==> flow/design.v <==
module main(clk, rst, mem_rdata, mem_addr, mem_wdata, mem_we);
	input clk, rst;
	input [15:0] mem_rdata;       
	output [7:0] mem_addr;
	output [7:0] mem_wdata;
	output mem_we;
	wire PCWrite, IRWrite, S, AdrSrc, MemWrite, RegSrc1, ExtenderShift, RegWrite;
	wire [1:0] RegSrc0, ALUSrcA, ALUSrcB, ResultSrc, ImmSrc;
	wire [3:0] ALUControl;
	wire [3:0] FLAGS;
	wire [15:0] Instr;
	wire [2:0] IMM_VAL_7;
	wire [7:0] IMM_VAL_1;
	assign ImmSrc = Instr[15:14];
	assign IMM_VAL_7 = 7;
	assign IMM_VAL_1 = 1;
	assign mem_we = MemWrite;
	controller CTRL(
		.clk(clk),
		.rst(rst),
		.FLAGS(FLAGS),
		.Instr(Instr),
		.PCWrite(PCWrite),
		.IRWrite(IRWrite),
		.S(S),
		.AdrSrc(AdrSrc),
		.MemWrite(MemWrite),
		.RegSrc1(RegSrc1),
		.ExtenderShift(ExtenderShift),
		.RegWrite(RegWrite),
		.RegSrc0(RegSrc0),
		.ALUSrcA(ALUSrcA),
		.ALUSrcB(ALUSrcB),
		.ResultSrc(ResultSrc),
		.ALUControl(ALUControl)
	);
	datapath DUT(
		AdrSrc,
		PCWrite,
		MemWrite,
		IRWrite,
		RegSrc1,
		ExtenderShift,
		RegWrite,
		clk,
		rst,
		S,
		ALUControl,
		ALUSrcA,
		ALUSrcB,
		IMM_VAL_1,
		IMM_VAL_7,
		ImmSrc,
		RegSrc0,
		ResultSrc,
		mem_rdata,
		FLAGS,
		Instr,
		mem_addr,
		mem_wdata
	);
endmodule
module controller(clk, rst, FLAGS, Instr, PCWrite, IRWrite, S, AdrSrc, MemWrite, RegSrc1, ExtenderShift, RegWrite, RegSrc0, ALUSrcA, ALUSrcB, ResultSrc, ALUControl);
	input clk, rst;
	input [3:0] FLAGS;
	input [15:0] Instr;
	reg [4:0] current_state, next_state;
	output reg PCWrite, IRWrite, S, AdrSrc, MemWrite, RegSrc1, ExtenderShift, RegWrite;
	output reg [1:0] RegSrc0, ALUSrcA, ALUSrcB, ResultSrc;
	output reg [3:0] ALUControl;
	wire [1:0] OP, CMD_00, B_type, B_flag;
	wire [2:0] CMD_01;
	wire logic_op;
	assign OP = Instr[15:14];
	assign CMD_00 = Instr[13:12];  
	assign CMD_01 = Instr[13:11];  
	assign B_type = Instr[13:12];
	assign B_flag = Instr[11:10];
	assign logic_op = (CMD_01 == 3'b000 | CMD_01 == 3'b001 | CMD_01 == 3'b010);
	parameter Fetch = 0;
	parameter Decode = 1;
	parameter MemAdr = 2;
	parameter MemRead = 3;
	parameter MemWB = 4;
	parameter MemW = 5;
	parameter ExecuteR = 6;
	parameter ExecuteI = 7;
	parameter ALUWB = 8;
	parameter Branch = 9;
	parameter BL = 10;
	parameter BI_MemAdr = 11;
	parameter BI_MemRead = 12;
	parameter BI_WritePC = 13;
	parameter BranchWithCondition = 14;
	always @(posedge clk)
	begin: STATE_MEMORY
		if (rst)
			current_state <= Fetch;
		else
			current_state <= next_state;
	end
	always @(*)
	begin: REGSRC_LOGIC
		RegSrc0 = 0;
		RegSrc1 = 0;
		ExtenderShift = 0;
		case (OP)
			2'b00: begin  
				if (Instr[11] == 1) begin
					RegSrc0 = 2;  
					ExtenderShift = 1;
				end
			end
			2'b01: begin  
				if (!logic_op) begin  
					RegSrc0 = 2;  
					ExtenderShift = 1;
				end
			end
			2'b10: begin  
				RegSrc1 = 1;  
			end
			2'b11: begin  
				RegSrc1 = 1;  
			end
		endcase
	end
	always @(*)
	begin: WRITE_CONTROLLER
		IRWrite = 0;
		PCWrite = 0;
		MemWrite = 0;
		RegWrite = 0;
		S = 0;
		case (current_state)
			Fetch: begin
				IRWrite = 1;
				PCWrite = 1;
			end
			Decode: begin
				PCWrite = 1;
				if (OP == 2'b11 && B_type == 2'b01)  
					RegWrite = 1;
			end
			ExecuteR: S = 1;
			ExecuteI: S = 1;
			ALUWB: RegWrite = 1;
			MemW: MemWrite = 1;
			MemWB: RegWrite = 1;
			Branch: PCWrite = 1;
			BL: PCWrite = 1;
			BI_WritePC: PCWrite = 1;
			BranchWithCondition: begin
				case (B_flag)
					2'b00: PCWrite = (FLAGS[2] == 1);  
					2'b01: PCWrite = (FLAGS[2] == 0);  
					2'b10: PCWrite = (FLAGS[1] == 1);  
					2'b11: PCWrite = (FLAGS[1] == 0);  
				endcase
			end
			default: ;
		endcase
	end
	always @(*)
	begin: OUTPUT_LOGIC
		AdrSrc = 0;
		ALUSrcA = 2'b01;
		ALUSrcB = 2'b10;
		ALUControl = 4'b0000;
		ResultSrc = 2'b10;
		case (current_state)
			Fetch: ;  
			Decode: ;  
			ExecuteR: begin 
				ALUSrcA = 0;  
				ALUSrcB = 2'b00;  
				if (OP == 2'b00) begin  
					if (CMD_00 == 2'b01)
						ALUControl = 4'b0001;  
					if (CMD_00 == 2'b10)
						ALUControl = 4'b0001;  
				end
				if (OP == 2'b01) begin  
					if (CMD_01 == 3'b000)  
						ALUControl = 4'b0100;
					if (CMD_01 == 3'b001)  
						ALUControl = 4'b0101;
					if (CMD_01 == 3'b010)  
						ALUControl = 4'b0110;
				end
			end
			ExecuteI: begin
				ALUSrcB = 2'b01;  
				ALUSrcA = 0;  
				if (OP == 2'b00) begin 
					if (CMD_00 == 2'b11)  
						ALUSrcA = 2'b10;  
					if (CMD_00 == 2'b01)
						ALUControl = 4'b0001;  
					if (CMD_00 == 2'b10)
						ALUControl = 4'b0001;  
				end
				if (OP == 2'b01) begin  
					if (CMD_01 == 3'b011)  
						ALUControl = 4'b1000;
					if (CMD_01 == 3'b100)  
						ALUControl = 4'b1001;
					if (CMD_01 == 3'b101)  
						ALUControl = 4'b1010;
					if (CMD_01 == 3'b110)  
						ALUControl = 4'b1011;
					if (CMD_01 == 3'b111)  
						ALUControl = 4'b1100;
				end
			end	
			ALUWB: ResultSrc = 2'b00;
			MemAdr: begin
				if (Instr[12] == 0)  
					ALUSrcA = 2'b00;	 
				else  
					ALUSrcA = 2'b10;	 
				ALUSrcB = 2'b01;
			end
			MemRead: begin
				ResultSrc = 2'b00;
				AdrSrc = 1;
			end
			MemW: begin
				ResultSrc = 2'b00;
				AdrSrc = 1;
			end
			MemWB: ResultSrc = 2'b01;
			Branch, BL, BI_MemAdr, BranchWithCondition: begin
				ALUSrcA = 2'b10;  
				ALUSrcB = 2'b01;  
			end
			BI_MemRead: begin
				ResultSrc = 2'b00;
				AdrSrc = 1;
			end
			BI_WritePC: ResultSrc = 2'b01;
			default: ;
		endcase
	end
	always @(*)
	begin: NEXT_STATE_LOGIC
		next_state = Fetch;
		case (current_state)
			Fetch: next_state = Decode;
			Decode: begin
				case (OP)
					2'b00: next_state = Instr[11] ? ExecuteI : ExecuteR;  
					2'b01: next_state = logic_op ? ExecuteR : ExecuteI;   
					2'b10: next_state = MemAdr;                           
					2'b11: begin  
						case (B_type)
							2'b00: next_state = Branch;
							2'b01: next_state = BL;
							2'b10: next_state = BI_MemAdr;
							2'b11: next_state = BranchWithCondition;
						endcase
					end
				endcase
			end
			ExecuteR, ExecuteI: begin
				if (OP == 2'b00 && CMD_00 == 2'b10)  
					next_state = Fetch;
				else
					next_state = ALUWB;
			end
			MemAdr: next_state = Instr[13] ? MemRead : MemW;
			MemRead: next_state = MemWB;
			BI_MemAdr: next_state = BI_MemRead;
			BI_MemRead: next_state = BI_WritePC;
			default: next_state = Fetch;
		endcase
	end
endmodule
module datapath(
	AdrSrc,
	PcWrite,
	MemWrite,
	IRWrite,
	RegSrc1,
	ExtenderShift,
	RegWrite,
	clk,
	rst,
	S,
	ALUControl,
	ALUSrcA,
	ALUSrcB,
	IMM_VAL_1,
	IMM_VAL_7,
	ImmSrc,
	RegSrc0,
	ResultSrc,
	M,
	FLAGS,
	Instr,
	MemAddr,
	WrittenData
);
input wire	AdrSrc;
input wire	PcWrite;
input wire	MemWrite;
input wire	IRWrite;
input wire	RegSrc1;
input wire	ExtenderShift;
input wire	RegWrite;
input wire	clk;
input wire	rst;
input wire	S;
input wire	[3:0] ALUControl;
input wire	[1:0] ALUSrcA;
input wire	[1:0] ALUSrcB;
input wire	[7:0] IMM_VAL_1;
input wire	[2:0] IMM_VAL_7;
input wire	[1:0] ImmSrc;
input wire	[1:0] RegSrc0;
input wire	[1:0] ResultSrc;
input wire	[15:0] M;
output wire	[3:0] FLAGS;
output wire	[15:0] Instr;
output wire	[7:0] MemAddr;
output wire	[7:0] WrittenData;
wire	[3:0] F;
wire	[3:3] FL;
wire	[15:0] Instr_ALTERA_SYNTHESIZED;
wire	[7:0] SYNTHESIZED_WIRE_0;
wire	[7:0] SYNTHESIZED_WIRE_1;
wire	[7:0] SYNTHESIZED_WIRE_27;
wire	[7:0] SYNTHESIZED_WIRE_3;
wire	[7:0] SYNTHESIZED_WIRE_4;
wire	[7:0] SYNTHESIZED_WIRE_28;
wire	[7:0] SYNTHESIZED_WIRE_29;
wire	[2:0] SYNTHESIZED_WIRE_8;
wire	[2:0] SYNTHESIZED_WIRE_9;
wire	[7:0] SYNTHESIZED_WIRE_12;
wire	[7:0] SYNTHESIZED_WIRE_30;
wire	[7:0] SYNTHESIZED_WIRE_31;
wire	[7:0] SYNTHESIZED_WIRE_16;
wire	[7:0] SYNTHESIZED_WIRE_32;
wire	[7:0] SYNTHESIZED_WIRE_18;
wire	[7:0] SYNTHESIZED_WIRE_22;
wire	[0:7] SYNTHESIZED_WIRE_24;
wire	[0:7] SYNTHESIZED_WIRE_25;
wire	[0:2] SYNTHESIZED_WIRE_26;
assign	WrittenData = SYNTHESIZED_WIRE_32;
assign	SYNTHESIZED_WIRE_24 = 0;
assign	SYNTHESIZED_WIRE_25 = 0;
assign	SYNTHESIZED_WIRE_26 = 0;
alu_with_shifter #(.W(8))	b2v_inst(
	.A(SYNTHESIZED_WIRE_0),
	.B(SYNTHESIZED_WIRE_1),
	.control(ALUControl),
	.N(F[3]),
	.Z(F[2]),
	.CO(F[1]),
	.OVF(F[0]),
	.out(SYNTHESIZED_WIRE_28));
mux_2x1 #(.W(3))	b2v_inst10(
	.sel(RegSrc1),
	.in0(Instr_ALTERA_SYNTHESIZED[2:0]),
	.in1(Instr_ALTERA_SYNTHESIZED[10:8]),
	.out(SYNTHESIZED_WIRE_9));
reg_w_rst_en #(.W(8))	b2v_inst12(
	.clk(clk),
	.rst(rst),
	.en(PcWrite),
	.inp(SYNTHESIZED_WIRE_27),
	.out(SYNTHESIZED_WIRE_29));
reg_w_rst_en #(.W(4))	b2v_inst13(
	.clk(clk),
	.rst(rst),
	.en(S),
	.inp(F),
	.out(FLAGS));
reg_w_res #(.W(8))	b2v_inst14(
	.clk(clk),
	.rst(rst),
	.inp(SYNTHESIZED_WIRE_3),
	.out(SYNTHESIZED_WIRE_22));
reg_w_res #(.W(8))	b2v_inst15(
	.clk(clk),
	.rst(rst),
	.inp(SYNTHESIZED_WIRE_4),
	.out(SYNTHESIZED_WIRE_32));
reg_w_res #(.W(8))	b2v_inst16(
	.clk(clk),
	.rst(rst),
	.inp(SYNTHESIZED_WIRE_28),
	.out(SYNTHESIZED_WIRE_12));
reg_w_res #(.W(8))	b2v_inst18(
	.clk(clk),
	.rst(rst),
	.inp(M[7:0]),
	.out(SYNTHESIZED_WIRE_30));
mux_2x1 #(.W(8))	b2v_inst19(
	.sel(AdrSrc),
	.in0(SYNTHESIZED_WIRE_29),
	.in1(SYNTHESIZED_WIRE_27),
	.out(SYNTHESIZED_WIRE_16));
reg_file_8	b2v_inst2(
	.clk(clk),
	.rst(rst),
	.WE3(RegWrite),
	.A1(SYNTHESIZED_WIRE_8),
	.A2(SYNTHESIZED_WIRE_9),
	.A3(Instr_ALTERA_SYNTHESIZED[10:8]),
	.R7_in(SYNTHESIZED_WIRE_27),
	.WD3(SYNTHESIZED_WIRE_27),
	.RD1(SYNTHESIZED_WIRE_3),
	.RD2(SYNTHESIZED_WIRE_4));
reg_w_rst_en #(.W(16))	b2v_inst20(
	.clk(clk),
	.rst(rst),
	.en(IRWrite),
	.inp(M),
	.out(Instr_ALTERA_SYNTHESIZED));
mux_4x1 #(.W(8))	b2v_inst22(
	.in0(SYNTHESIZED_WIRE_12),
	.in1(SYNTHESIZED_WIRE_30),
	.in2(SYNTHESIZED_WIRE_28),
	.in3(SYNTHESIZED_WIRE_31),
	.sel(ResultSrc),
	.out(SYNTHESIZED_WIRE_27));
assign	MemAddr = SYNTHESIZED_WIRE_16;
extend	b2v_inst4(
	.ImmSrc(ImmSrc),
	.inp(Instr_ALTERA_SYNTHESIZED[11:0]),
	.out(SYNTHESIZED_WIRE_18));
left_shifter	b2v_inst5(
	.en(ExtenderShift),
	.inp(SYNTHESIZED_WIRE_18),
	.rot(Instr_ALTERA_SYNTHESIZED[7:5]),
	.out(SYNTHESIZED_WIRE_31));
mux_4x1 #(.W(8))	b2v_inst7(
	.in0(SYNTHESIZED_WIRE_32),
	.in1(SYNTHESIZED_WIRE_31),
	.in2(IMM_VAL_1),
	.in3(SYNTHESIZED_WIRE_30),
	.sel(ALUSrcB),
	.out(SYNTHESIZED_WIRE_1));
mux_4x1 #(.W(8))	b2v_inst8(
	.in0(SYNTHESIZED_WIRE_22),
	.in1(SYNTHESIZED_WIRE_29),
	.in2(SYNTHESIZED_WIRE_24),
	.in3(SYNTHESIZED_WIRE_25),
	.sel(ALUSrcA),
	.out(SYNTHESIZED_WIRE_0));
mux_4x1 #(.W(3))	b2v_inst9(
	.in0(Instr_ALTERA_SYNTHESIZED[7:5]),
	.in1(IMM_VAL_7),
	.in2(Instr_ALTERA_SYNTHESIZED[10:8]),
	.in3(SYNTHESIZED_WIRE_26),
	.sel(RegSrc0),
	.out(SYNTHESIZED_WIRE_8));
assign	Instr = Instr_ALTERA_SYNTHESIZED;
endmodule
module dec_3x8(inp, out);
	input [2:0] inp;
	output [7:0] out;
	assign out[7] = (inp[2]) & (inp[1]) & (inp[0]);
	assign out[6] = (inp[2]) & (inp[1]) & (~inp[0]);
	assign out[5] = (inp[2]) & (~inp[1]) & (inp[0]);
	assign out[4] = (inp[2]) & (~inp[1]) & (~inp[0]);
	assign out[3] = (~inp[2]) & (inp[1]) & (inp[0]);
	assign out[2] = (~inp[2]) & (inp[1]) & (~inp[0]);
	assign out[1] = (~inp[2]) & (~inp[1]) & (inp[0]);
	assign out[0] = (~inp[2]) & (~inp[1]) & (~inp[0]);
endmodule
module mux_2x1 #(parameter W=8)(in0, in1, sel, out);
	input [W-1:0] in0, in1;
	input sel;
	output reg [W-1:0] out;
	always @(in0, in1, sel)
		case(sel)
			1'b0: out = in0;
			1'b1: out = in1;
		endcase
endmodule
module mux_4x1 #(parameter W=8)(in0, in1, in2, in3, sel, out);
	input [W-1:0] in0, in1, in2, in3;
	input [1:0] sel;
	output reg [W-1:0] out;
	always @(in0, in1, in2, in3, sel)
		case(sel)
			2'b00: out = in0;
			2'b01: out = in1;
			2'b10: out = in2;
			2'b11: out = in3;
		endcase
endmodule
module mux_8x1 #(parameter W=8)(in0, in1, in2, in3, in4, in5, in6, in7, sel, out);
	input [W-1:0] in0, in1, in2, in3, in4, in5, in6, in7;
	input [2:0] sel;
	wire [W-1:0] middle_out0, middle_out1;
	output [W-1:0] out;
	mux_4x1 #(W) mux1 (in0, in1, in2, in3, sel[1:0], middle_out0);
	mux_4x1 #(W) mux2 (in4, in5, in6, in7, sel[1:0], middle_out1);
	mux_2x1 #(W) mux3 (middle_out0, middle_out1, sel[2], out);
endmodule
module reg_w_res #(parameter W=8) (clk, rst, inp, out);
	input clk, rst;
	input [W-1:0] inp;
	output reg [W-1:0] out;
	always @(posedge clk)
	begin
		if (rst) begin
			out <= 0;
		end else begin
			out <= inp;
		end
	end
endmodule
module reg_w_rst_en #(parameter W=8) (clk, rst, en, inp, out);
	input clk, rst, en;
	input [W-1:0] inp;
	output reg [W-1:0] out;
	always @(posedge clk)
	begin
		if (rst) begin
			out <= 0;
		end else if (en) begin
			out <= inp;
		end
	end
endmodule
module bit_8_reg_w_rst_en #(parameter D=0) (clk, rst, en, inp, out);
	input clk, rst, en;
	input [7:0] inp;
	output reg [7:0] out;
	always @(posedge clk)
	begin
		if (rst) begin
			out <= D;
		end else if (en) begin
			out <= inp;
		end
	end
endmodule
module reg_file_8(clk, rst, A1, A2, A3, WD3, R7_in, RD1, RD2, WE3);
	input clk, rst, WE3;
	input[2:0] A1, A2, A3;
	input[7:0] WD3, R7_in;
	output [7:0] RD1, RD2;
	wire [7:0] R_OUT[7:0];
	wire [7:0] DEC_WR_OUT, WRITE_SELECT;
	dec_3x8 dec_write_en(.inp(A3), .out(DEC_WR_OUT));
	assign WRITE_SELECT[0] = DEC_WR_OUT[0] & WE3;
	assign WRITE_SELECT[1] = DEC_WR_OUT[1] & WE3;
	assign WRITE_SELECT[2] = DEC_WR_OUT[2] & WE3;
	assign WRITE_SELECT[3] = DEC_WR_OUT[3] & WE3;
	assign WRITE_SELECT[4] = DEC_WR_OUT[4] & WE3;
	assign WRITE_SELECT[5] = DEC_WR_OUT[5] & WE3;
	assign WRITE_SELECT[6] = DEC_WR_OUT[6] & WE3;
	assign WRITE_SELECT[7] = DEC_WR_OUT[7] & WE3;
	bit_8_reg_w_rst_en #(0) R0(.clk(clk), .rst(rst), .en(WRITE_SELECT[0]), .inp(WD3), .out(R_OUT[0]));
	bit_8_reg_w_rst_en #(1) R1(.clk(clk), .rst(rst), .en(WRITE_SELECT[1]), .inp(WD3), .out(R_OUT[1]));
	bit_8_reg_w_rst_en #(2) R2(.clk(clk), .rst(rst), .en(WRITE_SELECT[2]), .inp(WD3), .out(R_OUT[2]));
	bit_8_reg_w_rst_en #(3) R3(.clk(clk), .rst(rst), .en(WRITE_SELECT[3]), .inp(WD3), .out(R_OUT[3]));
	bit_8_reg_w_rst_en #(4) R4(.clk(clk), .rst(rst), .en(WRITE_SELECT[4]), .inp(WD3), .out(R_OUT[4]));
	bit_8_reg_w_rst_en #(5) R5(.clk(clk), .rst(rst), .en(WRITE_SELECT[5]), .inp(WD3), .out(R_OUT[5]));
	bit_8_reg_w_rst_en #(6) R6(.clk(clk), .rst(rst), .en(WRITE_SELECT[6]), .inp(WD3), .out(R_OUT[6]));
	bit_8_reg_w_rst_en #(0) R7(.clk(clk), .rst(rst), .en(WRITE_SELECT[7]), .inp(R7_in), .out(R_OUT[7]));
	mux_8x1 #(8) mux_A1(R_OUT[0], R_OUT[1], R_OUT[2], R_OUT[3],
								 R_OUT[4], R_OUT[5], R_OUT[6], R_OUT[7],
								 A1, RD1);
	mux_8x1 #(8) mux_A2(R_OUT[0], R_OUT[1], R_OUT[2], R_OUT[3],
								 R_OUT[4], R_OUT[5], R_OUT[6], R_OUT[7],
								 A2, RD2);
endmodule
module extend(inp, out, ImmSrc);
	input [11:0] inp;
	input [1:0] ImmSrc;
	output reg [7:0] out;
	always @(inp, ImmSrc)
	begin
		case (ImmSrc)
			2'b10: out = {2'b0, inp[11], inp[4:0]};  
			2'b11: out = {2'b0, inp[5:0]};           
			default: out = {3'b0, inp[4:0]};         
		endcase
	end
endmodule
module left_shifter(inp, rot, en, out);
	input [7:0] inp;
	input [2:0] rot;
	input en;
	output reg [7:0] out;
	always @(*)
	begin
	if (en)
	begin
		out = inp << rot;
	end
	else
		out = inp;
	end
endmodule
module alu_with_shifter #(parameter W=8)(A, B, out, control, N, Z, CO, OVF);
	input [W-1:0] A, B;
	input [3:0] control;
	output reg N,Z,CO,OVF;
	output reg [W-1:0] out;
	reg [2*W-1:0] A_A;
	always @(*)
	begin
		CO = 0;
		OVF = 0;
		out = 0;
		A_A = 0;
		case(control)
		4'b0000:	begin  
					{CO, out} = A + B;
					OVF = (A[W-1] ~^ B[W-1]) & (A[W-1] ^ out[W-1]);
					end
		4'b0001:	begin  
					{CO, out} = A - B;
					OVF = (A[W-1] ^ out[W-1]) & (A[W-1] ^ B[W-1]);
					end
		4'b0010:	begin  
					{CO, out} = B - A;
					OVF = (B[W-1] ^ out[W-1]) & (A[W-1] ^ B[W-1]);
					end
		4'b0011:	out = A & (~B);
		4'b0100:	out = A & B;   
		4'b0101:	out = A | B;   
		4'b0110:	out = A ^ B;   
		4'b0111:	out = A ~^ B;
		4'b1000: begin  
					A_A = {A,A};
					A_A = A_A << B;
					out = A_A[2*W-1:W];
					end
		4'b1001: begin  
					A_A = {A,A};
					A_A = A_A >> B;
					out = A_A[W-1:0];
					end
		4'b1010: out = A << B;    
		4'b1011: out = A >> B;    
		4'b1100: out = A >>> B;   
		default: out = 0;
		endcase
		N = out[W-1];
		Z = (out == 0);
	end
endmodule
# --- Reports on main ---
# The steps from the RTL of main to its reports follow in flow order.
# Lines are those of the file above, counted from 1.
inputs:
  top_module: "main"
  clock_port: "clk"
  lib: "sky130hd"
  lib_corner: "tt_025C_1v80"

# --- Elaborated design ---
# Counts by Yosys on the flattened word-level netlist (proc, flatten, opt, wreduce). Print and check cells are left out.
bits:
  reg_bits: 128
  in_bits: 18
  output_inout_bits: 17
  elab_cells: 215
op_classes:
  addsub: 3
  eq_ne: 60
  shift: 6
  n_mux: 59
  n_logic: 45
  reduce_logical: 26
op_table:
  columns: ["op", "n"]
  rows:
  - ["case mux 8 bit (select 4 bit)", 6]
  - ["case mux 8 bit (select 13 bit)", 1]
  - ["2-to-1 mux 4 bit", 12]
  - ["case mux 8 bit (select 2 bit)", 3]
  - ["case mux 5 bit (select 4 bit)", 2]
  - ["equality test 2 bit (second input constant)", 18]
  - ["equality test 5 x 4 -> 1 bit (second input constant)", 7]
  - ["case mux 5 bit (select 7 bit)", 1]
  - ["case mux 8 bit (select 3 bit)", 1]
  - ["AND 1 bit", 23]
  - ["equality test 4 bit (second input constant)", 5]
  - ["equality test 5 x 3 -> 1 bit (second input constant)", 4]
  - ["equality test 2 x 1 -> 1 bit (second input constant)", 9]
  - ["zero test 2 bit", 9]
  - ["subtractor 8 x 8 -> 9 bit", 2]
  - ["left shift 16 x 8 -> 16 bit", 1]
  - ["right shift 16 x 8 -> 8 bit", 1]
  - ["equality test 4 x 3 -> 1 bit (second input constant)", 4]
  - ["AND 8 bit", 2]
  - ["OR reduction 2 bit", 6]
  - ["equality test 3 bit (second input constant)", 4]
  - ["case mux 6 bit (select 2 bit)", 1]
  - ["case mux 3 bit (select 4 bit)", 1]
  - ["2-to-1 mux 1 bit", 11]
  - ["equality test 5 x 2 -> 1 bit (second input constant)", 2]
  - ["2-to-1 mux 2 bit", 5]
  - ["NOT 1 bit", 9]
  - ["adder 8 x 8 -> 9 bit", 1]
# Other operator kinds: 35; their cells: 48.

# --- Depth ---
# Longest topological path by Yosys (ltp), each cell counted once; first at word level (registers and memories cut), then after technology mapping (sequential cells cut; the memories' decode and read muxes count).
logic_depth:
  ltp_word: 15
  ABC_AREA: 0
  depth_mapped: 21
  depth_no_buf: 18

# --- Synthesis result ---
# Yosys stat after the flow's synthesis: flattened, memories mapped to cells. It holds for the ABC_AREA given above (unset counts as 0); a run with the other value may have another netlist.
by_type:
  columns: ["cell", "n", "type_area_um2"]
  rows:
  - ["sky130_fd_sc_hd__dfxtp_1", 137, 2742.63]
  - ["sky130_fd_sc_hd__nand2_1", 145, 544.272]
  - ["sky130_fd_sc_hd__ha_1", 35, 437.92]
  - ["sky130_fd_sc_hd__o21ai_0", 87, 435.418]
  - ["sky130_fd_sc_hd__a21oi_1", 85, 425.408]
  - ["sky130_fd_sc_hd__nor2_1", 105, 394.128]
  - ["sky130_fd_sc_hd__a31oi_1", 52, 325.312]
  - ["sky130_fd_sc_hd__mux2i_1", 31, 310.298]
  - ["sky130_fd_sc_hd__mux4_2", 13, 292.781]
  - ["sky130_fd_sc_hd__clkbuf_1", 60, 225.216]
  - ["sky130_fd_sc_hd__nand3_1", 35, 175.168]
  - ["sky130_fd_sc_hd__a311oi_1", 17, 148.893]
  - ["sky130_fd_sc_hd__nor3_1", 28, 140.134]
  - ["sky130_fd_sc_hd__nand4_1", 18, 112.608]
  - ["sky130_fd_sc_hd__o211ai_1", 15, 112.608]
  - ["sky130_fd_sc_hd__nor2b_1", 17, 106.352]
  - ["sky130_fd_sc_hd__a211oi_1", 13, 97.594]
  - ["sky130_fd_sc_hd__inv_1", 26, 97.594]
# Other cell types: 76; their cells: 273.
mapped:
  cells: 1192
  mapped_area_um2: 9396.5
  flip_flops: 137
  n_buf: 93
# By module: a second synthesis without flattening, with its own total; a netlist apart from the flattened one above.
unflattened:
  cells_unflattened: 1082
  hier_area_um2: 10407.5
# Rows give one instance, submodules left out.
modules:
  columns: ["module", "instances", "n_cells", "area_um2", "mod_seq_area_um2"]
  rows:
  - ["alu_with_shifter #(W=8)", 1, 451, 3005.4, 0.0]
  - ["mux_4x1 #(W=8)", 7, 10, 196.4, 0.0]
  - ["reg_w_res #(W=8)", 4, 16, 210.2, 160.2]
  - ["controller", 1, 93, 792.0, 300.3]
  - ["reg_w_rst_en #(W=16)", 1, 52, 580.6, 320.3]
  - ["bit_8_reg_w_rst_en #(D=0)", 2, 26, 285.3, 160.2]
  - ["mux_2x1 #(W=8)", 3, 9, 131.4, 0.0]
  - ["left_shifter", 1, 43, 362.8, 0.0]
  - ["bit_8_reg_w_rst_en #(D=3)", 1, 26, 292.8, 160.2]
  - ["bit_8_reg_w_rst_en #(D=5)", 1, 26, 292.8, 160.2]
  - ["bit_8_reg_w_rst_en #(D=6)", 1, 26, 292.8, 160.2]
  - ["bit_8_reg_w_rst_en #(D=1)", 1, 26, 290.3, 160.2]
  - ["bit_8_reg_w_rst_en #(D=2)", 1, 26, 290.3, 160.2]
  - ["bit_8_reg_w_rst_en #(D=4)", 1, 26, 290.3, 160.2]
# Modules not listed: 10.

# --- Worst setup path after synthesis ---
# OpenSTA on the mapped netlist: ideal clock, no wires. The path of least setup slack (recovery checks aside). Input and output delay are each 20% of the period. Register names are those of the netlist, which keeps one name where synthesis merged equal registers.
synth_path:
  path_type: "register to output"
  startpoint: "register CTRL.current_state"
  endpoint: "output port mem_addr[4]"
  tclk_ns: 5.5
  t_first_pin_ns: 0.000
  arrival_time_ns: 4.058
  t_required_ns: 4.400
  setup_slack_ns: 0.342
  path_delay_ns: 4.058
  stages: 21
  path_buffers: 5
  period_less_setup_slack_ns: 5.158
# "path_delay_ns" = arrival - input delay + setup time.
# A path that ends at an output port has no setup time.
# "stages" counts driving pins, that of a launching flip-flop among them; a cell with two outputs on the path counts twice.
# "period_less_setup_slack_ns" is the clock period less the worst setup slack; recovery checks do not enter. This is arithmetic on one report: input and output delays are still those of the set period (20% each).
# Where an end lacks its bit number, it is one bit of the signal, or one of the new flip-flops if synthesis recoded a state register.
# The rows between start and end are the longest chain of elaborated cells between them; the timing report does not say that the signal goes this way. Where chains are equally long, one stands for them.
# Each line given opens the expression or statement behind the cell; cells for indexed reads and writes are added by Yosys, which also makes memories of some case tables.
synth_between:
  cell_sequence: "sky130_fd_sc_hd__dfxtp_1 sky130_fd_sc_hd__or4_4 sky130_fd_sc_hd__buf_6 sky130_fd_sc_hd__nor2_8 sky130_fd_sc_hd__buf_8 sky130_fd_sc_hd__nand2_1 sky130_fd_sc_hd__o21ai_1 sky130_fd_sc_hd__clkbuf_1 sky130_fd_sc_hd__ha_1 sky130_fd_sc_hd__clkbuf_1 sky130_fd_sc_hd__nand2b_1 sky130_fd_sc_hd__a2bb2oi_1 sky130_fd_sc_hd__mux2i_1 sky130_fd_sc_hd__xnor2_1 sky130_fd_sc_hd__a222oi_1 sky130_fd_sc_hd__o41ai_2 sky130_fd_sc_hd__a21oi_1 sky130_fd_sc_hd__and3_4 sky130_fd_sc_hd__o221a_1 sky130_fd_sc_hd__buf_6 sky130_fd_sc_hd__a21oi_1"
  elab_chain_len: 10
synth_rtl:
  columns: ["element", "line", "rtl"]
  rows:
  - ["from (decl)", 67, "reg [4:0] current_state, next_state;"]
  - ["from (assign)", 98, "current_state <= Fetch;"]
  - ["from (assign)", 100, "current_state <= next_state;"]
  - ["equality test 5 x 4 -> 1 bit", 171, "case (current_state)"]
  - ["OR reduction 4 bit", 171, null]
  - ["case mux 2 bit (select 4 bit)", 171, null]
  - ["equality test 2 bit", 488, "case(sel)"]
  - ["OR reduction 2 bit", null, null]
  - ["case mux 8 bit (select 3 bit)", 488, null]
  - ["subtractor 8 x 8 -> 9 bit", 624, "{CO, out} = B - A;"]
  - ["case mux 8 bit (select 13 bit)", 614, "case(control)"]
  - ["case mux 8 bit (select 4 bit)", 488, null]
  - ["case mux 8 bit (select 2 bit)", 478, "case(sel)"]
  - ["to (decl)", 4, "output [7:0] mem_addr;"]

# --- Path in the finished layout ---
# Path of least setup slack in the final report of job 1 (OpenROAD, finished layout, wires in). Where an end is a register, its clock arrival counts in the times.
layout_path:
  path_type: "register to output"
  startpoint: "register CTRL.current_state"
  endpoint: "output port mem_addr[6]"
  tclk_ns: 5.5
  t_first_pin_ns: 0.43
  arrival_time_ns: 4.35
  t_required_ns: 4.40
  setup_slack_ns: 0.05
  stages: 23
  path_buffers: 5
# Where an end lacks its bit number, it is one bit of the signal, or one of the new flip-flops if synthesis recoded a state register.
# The rows between start and end are the longest chain of elaborated cells between them; the timing report does not say that the signal goes this way. Where chains are equally long, one stands for them.
layout_between:
  cell_sequence: "sky130_fd_sc_hd__dfxtp_2 sky130_fd_sc_hd__or4_4 sky130_fd_sc_hd__buf_6 sky130_fd_sc_hd__nor2_8 sky130_fd_sc_hd__o21ai_2 sky130_fd_sc_hd__nand2_2 sky130_fd_sc_hd__buf_6 sky130_fd_sc_hd__ha_4 sky130_fd_sc_hd__inv_2 sky130_fd_sc_hd__fa_2 sky130_fd_sc_hd__nand3_2 sky130_fd_sc_hd__a21oi_1 sky130_fd_sc_hd__o21a_1 sky130_fd_sc_hd__nor2_2 sky130_fd_sc_hd__o32a_1 sky130_fd_sc_hd__a31oi_2 sky130_fd_sc_hd__a211o_1 sky130_fd_sc_hd__nor3_2 sky130_fd_sc_hd__buf_4 sky130_fd_sc_hd__a211o_1 sky130_fd_sc_hd__a31oi_1 sky130_fd_sc_hd__buf_4 sky130_fd_sc_hd__buf_6"
  elab_chain_len: 10
layout_rtl:
  columns: ["element", "line", "rtl"]
  rows:
  - ["from (decl)", 67, "reg [4:0] current_state, next_state;"]
  - ["from (assign)", 98, "current_state <= Fetch;"]
  - ["from (assign)", 100, "current_state <= next_state;"]
  - ["equality test 5 x 4 -> 1 bit", 171, "case (current_state)"]
  - ["OR reduction 4 bit", 171, null]
  - ["case mux 2 bit (select 4 bit)", 171, null]
  - ["equality test 2 bit", 488, "case(sel)"]
  - ["OR reduction 2 bit", null, null]
  - ["case mux 8 bit (select 3 bit)", 488, null]
  - ["subtractor 8 x 8 -> 9 bit", 624, "{CO, out} = B - A;"]
  - ["case mux 8 bit (select 13 bit)", 614, "case(control)"]
  - ["case mux 8 bit (select 4 bit)", 488, null]
  - ["case mux 8 bit (select 2 bit)", 478, "case(sel)"]
  - ["to (decl)", 4, "output [7:0] mem_addr;"]

Subject: flow runs of main

Hi,

Flow measurements of main on sky130hd: 2 stored runs with different settings, listed in no order. Input and output delays are each 20% of the period that was set; the output load is 0.01 pF.
"period_less_ws_ns" is the run's clock period less its worst setup slack. It is reckoned from that one timing run; input and output delays stay at 20% of the period that was set.
"critical_path_time_ns" means the part of the period allowed to the worst setup path (the constraints hold back 20% at inputs and 20% at outputs) less its slack; where the path has registers, the arrival times of their clocks count too.
"fin_power_uw" rests on the timing tool's default activity at the inputs, not on a simulated workload.

--- job 1 ---
==> flow/run.sh <==
#!/bin/bash
# the make line also repeats the synthesis and layout settings of config.mk as NAME=value (left out here)
make -C /OpenROAD-flow-scripts/flow DESIGN_CONFIG=/design/flow/config.mk WORK_HOME=/design/flow/orfs CLKGATE_MAP_FILE= finish
==> flow/config.mk <==
export PLATFORM = sky130hd
export DESIGN_NAME = main
export DESIGN_NICKNAME = main
export VERILOG_FILES = /design/flow/design.v
export SDC_FILE = /design/flow/constraint.sdc
export NUM_CORES = 4
export LEC_CHECK = 0
export CAP_MARGIN = 20
export CORE_MARGIN = 2
export CORE_UTILIZATION = 40
export SLEW_MARGIN = 20
==> flow/constraint.sdc <==
create_clock -name core_clock -period 5.5 [get_ports {clk}]
set_input_delay 1.1000 -clock core_clock [delete_from_list [all_inputs] [get_ports {clk}]]
set_output_delay 1.1000 -clock core_clock [all_outputs]
set_load 0.01 [all_outputs]

==> results, as YAML <==
results:
  critical_path_time_ns: 4.35
  worst_setup_path_type: "register to output"
  ws_hold_ns: 0.473
  period_less_ws_ns: 5.448
  worstSetupSlack_ns: 0.052
  final_util_frac: 0.505
  setupTns_ns: 0.000
  layout_stdcell_area_um2: 11753.8
  dieArea_um2: 24733.9
  fin_power_uw: 3291
  yosys_chip_area_um2: 9396.5

--- job 2 ---
==> flow/run.sh <==
#!/bin/bash
# the make line also repeats the synthesis and layout settings of config.mk as NAME=value (left out here)
make -C /OpenROAD-flow-scripts/flow DESIGN_CONFIG=/design/flow/config.mk WORK_HOME=/design/flow/orfs CLKGATE_MAP_FILE= finish
==> flow/config.mk <==
export PLATFORM = sky130hd
export DESIGN_NAME = main
export DESIGN_NICKNAME = main
export VERILOG_FILES = /design/flow/design.v
export SDC_FILE = /design/flow/constraint.sdc
export NUM_CORES = 4
export LEC_CHECK = 0
export CAP_MARGIN = 0
export CELL_PAD_IN_SITES_DETAIL_PLACEMENT = 1
export CELL_PAD_IN_SITES_GLOBAL_PLACEMENT = 1
export CORE_ASPECT_RATIO = 1.72
export CORE_MARGIN = 7
export CORE_UTILIZATION = 47
export CTS_CLUSTER_DIAMETER = 197
export CTS_CLUSTER_SIZE = 82
export GPL_ROUTABILITY_DRIVEN = 0
export MAX_ROUTING_LAYER = met4
export PLACE_DENSITY_LB_ADDON = 0.3
export SETUP_SLACK_MARGIN = 0.56
export SLEW_MARGIN = 40
export TNS_END_PERCENT = 45
==> flow/constraint.sdc <==
create_clock -name core_clock -period 6.74 [get_ports {clk}]
set_input_delay 1.3480 -clock core_clock [delete_from_list [all_inputs] [get_ports {clk}]]
set_output_delay 1.3480 -clock core_clock [all_outputs]
set_load 0.01 [all_outputs]

==> results, as YAML <==
results:
  worstSetupSlack_ns: 0.518
  ws_hold_ns: 0.498
  fin_power_uw: 2529
  setupTns_ns: 0.000
  dieArea_um2: 24293.2
  period_less_ws_ns: 6.222
  layout_stdcell_area_um2: 10679.0
  yosys_chip_area_um2: 9396.5
  final_util_frac: 0.547
  critical_path_time_ns: 4.87
  worst_setup_path_type: "register to output"

Regards
